==> flow/design.v <==
module control_unit (op, regdst, regwrite, branch, jump, memread, memtoreg, memwrite, aluop, aluscr);
	input[5:0] 	op;
  	output reg [1:0] regdst;
  	output reg regwrite;
	output reg branch;
	output reg jump;
	output reg memread;
  	output reg [1:0]memtoreg;
  	output reg memwrite;
	output reg [1:0] aluop;
	output reg aluscr;
	always @(*) begin
		branch 		<= 1'b0;
		jump 		<= 1'b0;
		memread 	<= 1'b0;
		memtoreg[1:0]	<= 2'b00;
		memwrite	<= 1'b0;
		aluop[1:0]	<= 2'b10;
		aluscr		<= 1'b0;
		regdst[1:0] <= 2'b01;
		regwrite	<= 1'b1;
		case(op)
			6'b10_0011: 
			begin  
				regdst[1:0]		<= 2'b00;
				memread     	<= 1'b1;
            aluop[1:0]		<= 2'b00;
				aluscr			<= 1'b1;
            memtoreg[1:0]	<= 2'b01;
			end
			6'b10_1011: 
			begin  
            aluop[1]	<= 1'b0;
				aluscr	<= 1'b1;
				memwrite <= 1'b1;
				regwrite	<= 1'b0;
			end
			6'b00_0100: 
			begin  
				branch		<= 1'b1;
				aluop[1:0]	<= 2'b01;
				regwrite		<= 1'b0;
			end
			6'b00_1000: 
			begin  
            regdst[1:0] <= 2'b00;
				aluop[1] 	<= 1'b0;
				aluscr   	<= 1'b1;
			end
			6'b00_0010: 
			begin  
			  jump		<= 1'b1;
			  regwrite	<= 1'b0;
			end
			6'b00_0011: 
			begin
			  jump 				<= 1'b1;
			  regdst[1:0]		<= 2'b10;
			  memtoreg[1:0]	<= 2'b10;
			end
			6'b00_0000: 
			begin  
			end
		endcase
	end
endmodule 
module aludec(func, aluop, alucontrol);
input   [5:0] func;
input   [1:0] aluop;
output reg [2:0] alucontrol;
always @(*)
begin
    case(aluop)
      2'b00: alucontrol <= 3'b010;   
      2'b01: alucontrol <= 3'b110;   
      default: case(func)           
          6'b100000: alucontrol <= 3'b010;  
          6'b100010: alucontrol <= 3'b110;  
          6'b100100: alucontrol <= 3'b000;  
          6'b100101: alucontrol <= 3'b001;  
          6'b101011: alucontrol <= 3'b111;  
          default:   alucontrol <= 3'b011;  
        endcase
    endcase
end
endmodule
module alu_mips(a, b, control, outalu, zero);
input [31:0] a, b;
input [2:0] control;
output reg [31:0] outalu;
output zero;
always@(*)
begin
	case(control)
		0 : outalu=a&b;
		1 : outalu= a|b;
		2 : outalu=a+b;
		6 : outalu=a-b;
		7 : outalu=a<b?1:0;
		12 : outalu=~(a|b);
		default : outalu=0;
	endcase
end
assign zero=outalu==0?1:0;
endmodule
module regmem(
	 clk,
    rst,
    rgr1,
    rgr2,
    write,
    rgw1,
    rgw1data,
    rg1data,
    rg2data
);
    input [4:0] rgr1;
    input [4:0] rgr2;
    input [4:0]     rgw1;
    input [31:0]  rgw1data;
    input clk;
    input rst;
    input write;
    output reg [31:0] rg1data;
    output reg [31:0] rg2data;
    reg [31:0] regMem [31:0];  
  always @(*)
  begin
    rg1data = regMem[rgr1];
    rg2data = regMem[rgr2];
  end
    integer i;
  always @(posedge clk)
    begin
        if(rst == 1'b1)
        begin 
            for( i = 0; i < 32; i = i + 1 )
                regMem[i] <= i;
        end
        else if(write == 1'b1 && rgw1 != 5'd0)  
            regMem[rgw1] <= rgw1data;
    end
endmodule
module sign_ex(in, out);
input [15:0] in;
output [31:0] out;
assign out = {{16{in[15]}}, in};
endmodule
module mux32_2to1 (out, in0, in1, sel);
	output reg  [31:0] out;
	input [31:0] in0;
	input [31:0] in1;
	input sel;
  	always @(*)
    begin
      if (sel == 0)
			out = in0;
      else
			out = in1;
    end
endmodule 
module mux32_3to1 (out, in0, in1, in2, sel);
  	output reg  [31:0] out;
	input [31:0] in0;
	input [31:0] in1;
	input [31:0] in2;
  	input [1:0] sel;
  	always @(*)
		 begin
			case (sel)
				2'b00: out = in0;
				2'b01: out = in1;
				2'b10: out = in2;
				default: out = in0;
			endcase
		 end
endmodule 
module mux5_3to1 (out, in0, in1, in2, sel);
	output reg  [4:0] out;
	input [4:0] in0;
	input [4:0] in1;
	input [4:0] in2;
  	input [1:0] sel;
  	always @(*)
	begin
		case (sel)
			2'b00: out = in0;
			2'b01: out = in1;
			2'b10: out = in2;
			default: out = in0;
		endcase
	end
endmodule 
module cpu (rst, clk, addr, instruction,
            dmem_addr, dmem_wdata, dmem_write, dmem_read, dmem_readdata);
  	  input rst,clk;
  	  output reg [31:0] addr;
	  input  [31:0] instruction;
	  output [31:0] dmem_addr;
	  output [31:0] dmem_wdata;
	  output dmem_write, dmem_read;
	  input  [31:0] dmem_readdata;
	  wire [1:0] cu_regdst;
	  wire cu_jump, cu_branch, cu_memread;
	  wire [1:0] cu_memtoreg;
	  wire [1:0] cu_aluop;
	  wire cu_memwrite, cu_aluscr, cu_regwrite;
	  wire [4:0] mux1_regwrite;
	  wire [31:0] memdata;
	  wire [31:0] reg_readdata1, reg_readdata2;
	  wire [31:0] signext_out;
	  wire [31:0] mux2_out;
	  wire [31:0] alu_out;
	  wire alu_zero;
	  wire [2:0] aluctrl_out;
	  wire [31:0] dmem_readdata;
	  wire bBranch;
     wire [31:0] j_addr;
     wire [31:0] next_pc;
    wire [31:0] pc;
	 always @(posedge clk)
		if (rst)
			addr <= 32'h00000000;
		else
			addr <= next_pc;
    parameter ra_addr = 5'b11111;
    assign pc = addr + 4;
    control_unit contrlu (instruction[31:26], cu_regdst, cu_regwrite, cu_branch, cu_jump, cu_memread, cu_memtoreg, cu_memwrite, cu_aluop, cu_aluscr);
    mux5_3to1 mux01 (mux1_regwrite, instruction[20:16], instruction[15:11], ra_addr, cu_regdst[1:0]);
    regmem rmem (.clk(clk), .rst(rst), .rgr1(instruction[25:21]), .rgr2(instruction[20:16]), .write(cu_regwrite),
                 .rgw1(mux1_regwrite), .rgw1data(memdata), .rg1data(reg_readdata1), .rg2data(reg_readdata2));
    aludec aluctrl (instruction[5:0], cu_aluop, aluctrl_out);
    sign_ex signext (instruction[15:0], signext_out[31:0]);
    mux32_2to1 mux02 (mux2_out, reg_readdata2, signext_out, cu_aluscr);
    alu_mips ALU (reg_readdata1, mux2_out, aluctrl_out, alu_out, alu_zero);
    assign dmem_addr  = alu_out;
    assign dmem_wdata = reg_readdata2;
    assign dmem_write = cu_memwrite;
    assign dmem_read  = cu_memread;
    mux32_3to1 memmux(memdata, alu_out, dmem_readdata, pc, cu_memtoreg);
    and AND1(bBranch, cu_branch, alu_zero );
    wire [31:0] branch_shiftl2_result;
    wire [31:0] b_addr;
    wire [31:0] mux04_result;
    assign branch_shiftl2_result = signext_out << 2;
    assign b_addr = pc + branch_shiftl2_result;
    assign j_addr = {pc[31:28], instruction[25:0], 2'b00};
    mux32_2to1 mux04 (mux04_result, pc, b_addr, bBranch);
    mux32_2to1 mux05 (next_pc, mux04_result, j_addr, cu_jump);
endmodule
Memo
Re: synthesis data of cpu

Tool chain data of cpu --
Tool output for the design above before and after an edit, in the order of the flow. Lines under "original" count in the file above, lines under "edited" in the edited file. "change" is "edited" less "original", of the values as shown; "relative change" is that difference over "original", in percent. Library cell names are shortened. The mark - stands for no value.
Design: top cpu, clock clk, standard-cell library sky130hd, timing corner tt_025C_1v80

Diff --
The edit as a unified diff against the file above. A script made this edit. It changes what the design does and was not meant as an optimisation.
begin of diff
@@ -138,5 +138,5 @@
                 regMem[i] <= i;
         end
-        else if(write == 1'b1 && rgw1 != 5'd0)  
+        else 
             regMem[rgw1] <= rgw1data;
     end
end of diff

Word level --
Yosys after proc, flatten, opt, wreduce and memory -nomap, before mapping. Memory bits, and registers merged into a memory's read port (data or address), are not among the register bits. Print and check cells are not counted. Equal cells are merged and count once. Memory sizes are those after Yosys's memory passes, which may raise the word count (mostly to a power of two), join words into wider ones and drop unused or constant bits.
Word-level totals:
- memories kept | original 1, edited 1, change 0, relative change 0.00%
- bits in writable memories | original 1024, edited 1024, change 0, relative change 0.00%
- flip-flop bits (word level) | original 32, edited 32, change 0, relative change 0.00%
- output and inout port bits | original 98, edited 98, change 0, relative change 0.00%
- elaborated cells | original 68, edited 61, change -7, relative change -10.29%
Cells by class:
- order comparisons | original 1, edited 1, change 0, relative change 0.00%
- bitwise operators | original 3, edited 3, change 0, relative change 0.00%
- mux-type cells | original 26, edited 22, change -4, relative change -15.38%
- add/subtract/negate cells | original 4, edited 4, change 0, relative change 0.00%
- equality and inequality tests | original 20, edited 20, change 0, relative change 0.00%
- reduce/logical cells | original 11, edited 8, change -3, relative change -27.27%
Operator list:
- two-way mux 1 bit | original 12, edited 10, change -2, relative change -16.67%
- two-way mux 32 bit | original 5, edited 4, change -1, relative change -20.00%
- two-way mux 5 bit | original 2, edited 1, change -1, relative change -50.00%
- OR reduction 3 bit | original 2, edited 1, change -1, relative change -50.00%
- logical AND 1 bit | original 1, edited 0, change -1, relative change -100.00%
- nonzero test 5 bit | original 1, edited 0, change -1, relative change -100.00%
Unchanged operator kinds not shown: 27.

Longest topological paths --
Depth = most cells in a row (Yosys ltp): at word level without a register or memory, in the mapped netlist without a sequential cell, where the memories' decode and read muxes count.
Depth:
- depth after elaboration | original 12, edited 12, change 0, relative change 0.00%
- ABC_AREA | original 0, edited 0
- gate-level depth with buffers | original 29, edited 29, change 0, relative change 0.00%
- gate-level depth less buffers | original 22, edited 23, change +1, relative change +4.55%

Mapped cells and area --
Source: synth_stat.txt of the flow (Yosys; design flattened, memories mapped). It holds for the ABC_AREA given above (unset counts as 0); a run with the other value may have another netlist.
Cell types:
- nor2_1 | original 1056, edited 1182, change +126, relative change +11.93%
- nand2_1 | original 261, edited 187, change -74, relative change -28.35%
- nand3_1 | original 94, edited 44, change -50, relative change -53.19%
- a21oi_1 | original 110, edited 151, change +41, relative change +37.27%
- a211oi_1 | original 9, edited 43, change +34, relative change +377.78%
- a22oi_1 | original 10, edited 43, change +33, relative change +330.00%
- a221o_1 | original 32, edited 2, change -30, relative change -93.75%
- o21bai_1 | original 16, edited 42, change +26, relative change +162.50%
- and3_1 | original 37, edited 14, change -23, relative change -62.16%
- nor3_1 | original 45, edited 27, change -18, relative change -40.00%
- a311o_1 | original 16, edited 0, change -16, relative change -100.00%
- clkbuf_1 | original 356, edited 366, change +10, relative change +2.81%
- o21ai_0 | original 111, edited 101, change -10, relative change -9.01%
- mux2i_1 | original 50, edited 60, change +10, relative change +20.00%
- o211ai_1 | original 10, edited 20, change +10, relative change +100.00%
- xor2_1 | original 27, edited 18, change -9, relative change -33.33%
- buf_2 | original 13, edited 4, change -9, relative change -69.23%
- mux2_2 | original 54, edited 62, change +8, relative change +14.81%
Unchanged cell types not shown: 14. The list need not be complete.
Synthesis totals:
- standard cells after synthesis | original 4660, edited 4753, change +93, relative change +2.00%
- area of sequential cells (um^2) | original 31350.1, edited 31350.1, change 0.0, relative change 0.00%
- cell area after synthesis (um^2) | original 61097.3, edited 61745.5, change +648.2, relative change +1.06%
- buffer cells | original 433, edited 437, change +4, relative change +0.92%
- mapped flip-flops | original 1054, edited 1054, change 0, relative change 0.00%
By module: a second synthesis without flattening, with its own total; a netlist apart from the flattened one above.
Unflattened totals:
- cells (unflattened synthesis) | original 6139, edited 6181, change +42, relative change +0.68%
- area (unflattened synthesis) (um^2) | original 67328.3, edited 67711.2, change +382.9, relative change +0.57%
Rows give one instance, submodules left out.
By module, original:
- regmem | area 55884.8 um^2, instances 1, cells 4621
- alu_mips | area 5333.9 um^2, instances 1, cells 797
- cpu | area 3226.8 um^2, instances 1, cells 415
- mux32_2to1 | area 544.3 um^2, instances 3, cells 36
- mux32_3to1 | area 636.9 um^2, instances 1, cells 113
- sign_ex | area 240.2 um^2, instances 1, cells 32
- control_unit | area 188.9 um^2, instances 1, cells 25
- mux5_3to1 | area 118.9 um^2, instances 1, cells 20
- aludec | area 65.1 um^2, instances 1, cells 8
By module, edited:
- regmem | area 56267.7 um^2, instances 1, cells 4663
- alu_mips | area 5333.9 um^2, instances 1, cells 797
- cpu | area 3226.8 um^2, instances 1, cells 415
- mux32_2to1 | area 544.3 um^2, instances 3, cells 36
- mux32_3to1 | area 636.9 um^2, instances 1, cells 113
- sign_ex | area 240.2 um^2, instances 1, cells 32
- control_unit | area 188.9 um^2, instances 1, cells 25
- mux5_3to1 | area 118.9 um^2, instances 1, cells 20
- aludec | area 65.1 um^2, instances 1, cells 8

Path before layout --
Path of least setup slack by OpenSTA after synthesis, without wires, with an ideal clock, recovery checks aside; 20% of the period is set as input and as output delay. Where synthesis merged equal registers, the netlist keeps one of their names.
Path post-synthesis:
- path kind | original input to output, edited input to output
- from | original in instruction[16], edited in instruction[16]
- to | original out dmem_addr[31], edited out dmem_addr[30]
- period (ns) | original 10.0, edited 10.0, change 0.0, relative change 0.00%
- data arrival time (ns) | original 8.004, edited 8.010, change +0.006, relative change +0.07%
- driving pins on the path | original 20, edited 22, change +2, relative change +10.00%
- launch time at the first pin (ns) | original 2.000, edited 2.000, change 0.000, relative change 0.00%
- path delay (ns) | original 6.004, edited 6.010, change +0.006, relative change +0.10%
- slack (ns) | original -0.004, edited -0.010, change -0.006
- output delay (ns) | original 2.000, edited 2.000, change 0.000, relative change 0.00%
- external input delay (ns) | original 2.000, edited 2.000, change 0.000, relative change 0.00%
- synthesis period reached (ns) | original 10.004, edited 10.01, change +0.006, relative change +0.06%
"path delay" = arrival - input delay + setup time. A path that ends at an output port has no setup time. "driving pins on the path" counts driving pins, that of a launching flip-flop among them; a cell with two outputs on the path counts twice. "synthesis period reached" = period - worst setup slack (recovery checks aside). The figure is calculated, with input and output delays left at 20% of the set period. The rows between start and end are the longest chain of elaborated cells between them; the timing report does not say that the signal goes this way. Where chains are equally long, one stands for them. Each line given opens the expression or statement behind the cell; cells for indexed reads and writes are added by Yosys, which also makes memories of some case tables. The chain passes a memory read, where the word-level depth is cut; so it can be longer than that depth.
On the way, post-synthesis, original: cells stage by stage buf_2 -> buf_4 -> buf_2 -> buf_1 -> buf_1 -> mux4_2 -> mux4_2 -> mux2_2 -> o21ai_0 -> ha_1 -> clkbuf_1 -> nor2_1 -> nor4b_1 -> nand3_1 -> a21oi_1 -> o41ai_1 -> o41ai_1 -> a221oi_1 -> o221a_1 -> o221ai_1, cells in the longest elaborated chain 4, elaborated cells on any way between the ends 7, classes of those cells 2 x add/sub; 2 x mux; 2 x logic; 1 x memory
Ends and longest elaborated chain, post-synthesis, original:
- start, declared | line 198 | input [31:0] instruction;
- memory read (32 x 32 bit) | line 126 | reg [31:0] regMem [31:0];
- two-way mux 32 bit | line 156 | if (sel == 0)
- subtractor 32 bit | line 98 | 6 : outalu=a-b;
- case mux 32 bit (select 5 bit) | line 94 | case(control)
- end, declared | line 199 | output [31:0] dmem_addr;
Nets of the timed path that keep an RTL name, with a line that drives or declares them; the list need not be complete.
Named nets, post-synthesis, original:
- dmem_wdata[15] | line 130 | rg2data = regMem[rgr2];
On the way, post-synthesis, edited: cells stage by stage buf_4 -> buf_2 -> clkbuf_1 -> buf_1 -> mux4_2 -> mux4_2 -> mux2_2 -> nand2b_1 -> o21ai_0 -> ha_1 -> or4_1 -> nor4_1 -> a2bb2oi_1 -> o31ai_4 -> a211oi_1 -> o31a_1 -> o311a_1 -> or4_1 -> a31oi_1 -> o21a_1 -> a2bb2oi_1 -> o21bai_1, cells in the longest elaborated chain 4, elaborated cells on any way between the ends 7, classes of those cells 2 x add/sub; 2 x mux; 2 x logic; 1 x memory
Ends and longest elaborated chain, post-synthesis, edited:
- start, declared | line 198 | input [31:0] instruction;
- memory read (32 x 32 bit) | line 126 | reg [31:0] regMem [31:0];
- two-way mux 32 bit | line 156 | if (sel == 0)
- subtractor 32 bit | line 98 | 6 : outalu=a-b;
- case mux 32 bit (select 5 bit) | line 94 | case(control)
- end, declared | line 199 | output [31:0] dmem_addr;
Named nets, post-synthesis, edited:
- dmem_wdata[10] | line 130 | rg2data = regMem[rgr2];

Timing after layout --
Path of least setup slack in the final report of the runs of pair 1 (OpenROAD, finished layout, wires in). Where an end is a register, its clock arrival counts in the times.
Path post-layout:
- path kind | original input to output, edited input to output
- from | original in instruction[16], edited in instruction[16]
- to | original out dmem_addr[31], edited out dmem_addr[20]
- period (ns) | original 9.9, edited 9.9, change 0.0, relative change 0.00%
- external input delay (ns) | original 1.98, edited 1.98, change 0.00, relative change 0.00%
- slack (ns) | original 0.18, edited 0.21, change +0.03
- driving pins on the path | original 21, edited 22, change +1, relative change +4.76%
- launch time at the first pin (ns) | original 1.98, edited 1.98, change 0.00, relative change 0.00%
- output delay (ns) | original 1.98, edited 1.98, change 0.00, relative change 0.00%
- data arrival time (ns) | original 7.74, edited 7.71, change -0.03, relative change -0.39%
The rows between start and end are the longest chain of elaborated cells between them; the timing report does not say that the signal goes this way. Where chains are equally long, one stands for them. The chain passes a memory read, where the word-level depth is cut; so it can be longer than that depth.
On the way, post-layout, original: cells stage by stage buf_8 -> buf_12 -> buf_4 -> mux4_2 -> mux4_2 -> mux2_2 -> nand2b_1 -> o21ai_0 -> ha_1 -> buf_4 -> buf_4 -> and3_1 -> and2_1 -> nand3_1 -> a21oi_1 -> a311o_1 -> a2111oi_4 -> o21ai_1 -> o221a_1 -> o221ai_1 -> clkdlybuf4s50_1, cells in the longest elaborated chain 4, elaborated cells on any way between the ends 7, classes of those cells 2 x add/sub; 2 x mux; 2 x logic; 1 x memory
Ends and longest elaborated chain, post-layout, original:
- start, declared | line 198 | input [31:0] instruction;
- memory read (32 x 32 bit) | line 126 | reg [31:0] regMem [31:0];
- two-way mux 32 bit | line 156 | if (sel == 0)
- subtractor 32 bit | line 98 | 6 : outalu=a-b;
- case mux 32 bit (select 5 bit) | line 94 | case(control)
- end, declared | line 199 | output [31:0] dmem_addr;
On the way, post-layout, edited: cells stage by stage buf_16 -> buf_4 -> buf_12 -> buf_16 -> mux4_2 -> mux4_2 -> mux2_2 -> nand2b_1 -> o21ai_0 -> ha_1 -> buf_4 -> buf_4 -> buf_4 -> a21oi_1 -> o21ai_0 -> a21oi_1 -> nand2_1 -> a21boi_0 -> a21oi_2 -> o221a_2 -> o21ai_0 -> clkdlybuf4s50_1, cells in the longest elaborated chain 4, elaborated cells on any way between the ends 7, classes of those cells 2 x add/sub; 2 x mux; 2 x logic; 1 x memory
Ends and longest elaborated chain, post-layout, edited:
- start, declared | line 198 | input [31:0] instruction;
- memory read (32 x 32 bit) | line 126 | reg [31:0] regMem [31:0];
- two-way mux 32 bit | line 156 | if (sel == 0)
- subtractor 32 bit | line 98 | 6 : outalu=a-b;
- case mux 32 bit (select 5 bit) | line 94 | case(control)
- end, declared | line 199 | output [31:0] dmem_addr;

Measured runs --
Runs of the flow (Yosys, OpenROAD) on both versions; the two runs of a pair have the same settings. The constraints put input and output delay at 20% of the set period each and load the outputs with 0.01 pF.
Flow settings, pair 1: CORE_UTILIZATION 40, period_ns 9.9, CAP_MARGIN 20, CORE_MARGIN 2, SLEW_MARGIN 20
Measured results, pair 1:
- setup total negative slack (ns) | original 0.000, edited 0.000, change 0.000
- die footprint (um^2) | original 155887.0, edited 157522.0, change +1635.0, relative change +1.05%
- synthesis area (um^2) | original 61097.3, edited 61745.5, change +648.2, relative change +1.06%
- post-route utilization | original 0.472, edited 0.469, change -0.003
- standard-cell area after layout (um^2) | original 71601.2, edited 72112.9, change +511.7, relative change +0.71%
- power consumption (mW) | original 12.338, edited 12.633, change +0.295, relative change +2.39%
- reached clock period (ns) | original 9.722, edited 9.695, change -0.027, relative change -0.28%
- smallest hold slack (ns) | original 0.665, edited 0.655, change -0.010
- worst setup slack after layout (ns) | original 0.178, edited 0.205, change +0.027
Flow settings, pair 2: CELL_PAD_IN_SITES_GLOBAL_PLACEMENT 0, CORE_UTILIZATION 65, CTS_CLUSTER_DIAMETER 360, GPL_ROUTABILITY_DRIVEN 1, GPL_TIMING_DRIVEN 0, HOLD_SLACK_MARGIN 0.13, MAX_ROUTING_LAYER met4, period_ns 15.2, CAP_MARGIN 20, CORE_MARGIN 2, SLEW_MARGIN 20
Measured results, pair 2:
- setup total negative slack (ns) | original -0.149, edited -0.005, change +0.144
- die footprint (um^2) | original 96463.0, edited 97475.1, change +1012.1, relative change +1.05%
- synthesis area (um^2) | original 61097.3, edited 61745.5, change +648.2, relative change +1.06%
- post-route utilization | original 0.736, edited 0.737, change +0.001
- standard-cell area after layout (um^2) | original 68557.0, edited 69689.3, change +1132.3, relative change +1.65%
- power consumption (mW) | original 8.031, edited 8.161, change +0.130, relative change +1.62%
- reached clock period (ns) | original 15.349, edited 15.205, change -0.144, relative change -0.94%
- smallest hold slack (ns) | original 0.679, edited 0.672, change -0.007
- worst setup slack after layout (ns) | original -0.149, edited -0.005, change +0.144
"reached clock period" = clock period - worst setup slack. The figure is calculated, with input and output delays left at 20% of the set period. "power consumption": no workload was simulated; the value follows from the tool's default switching activity.
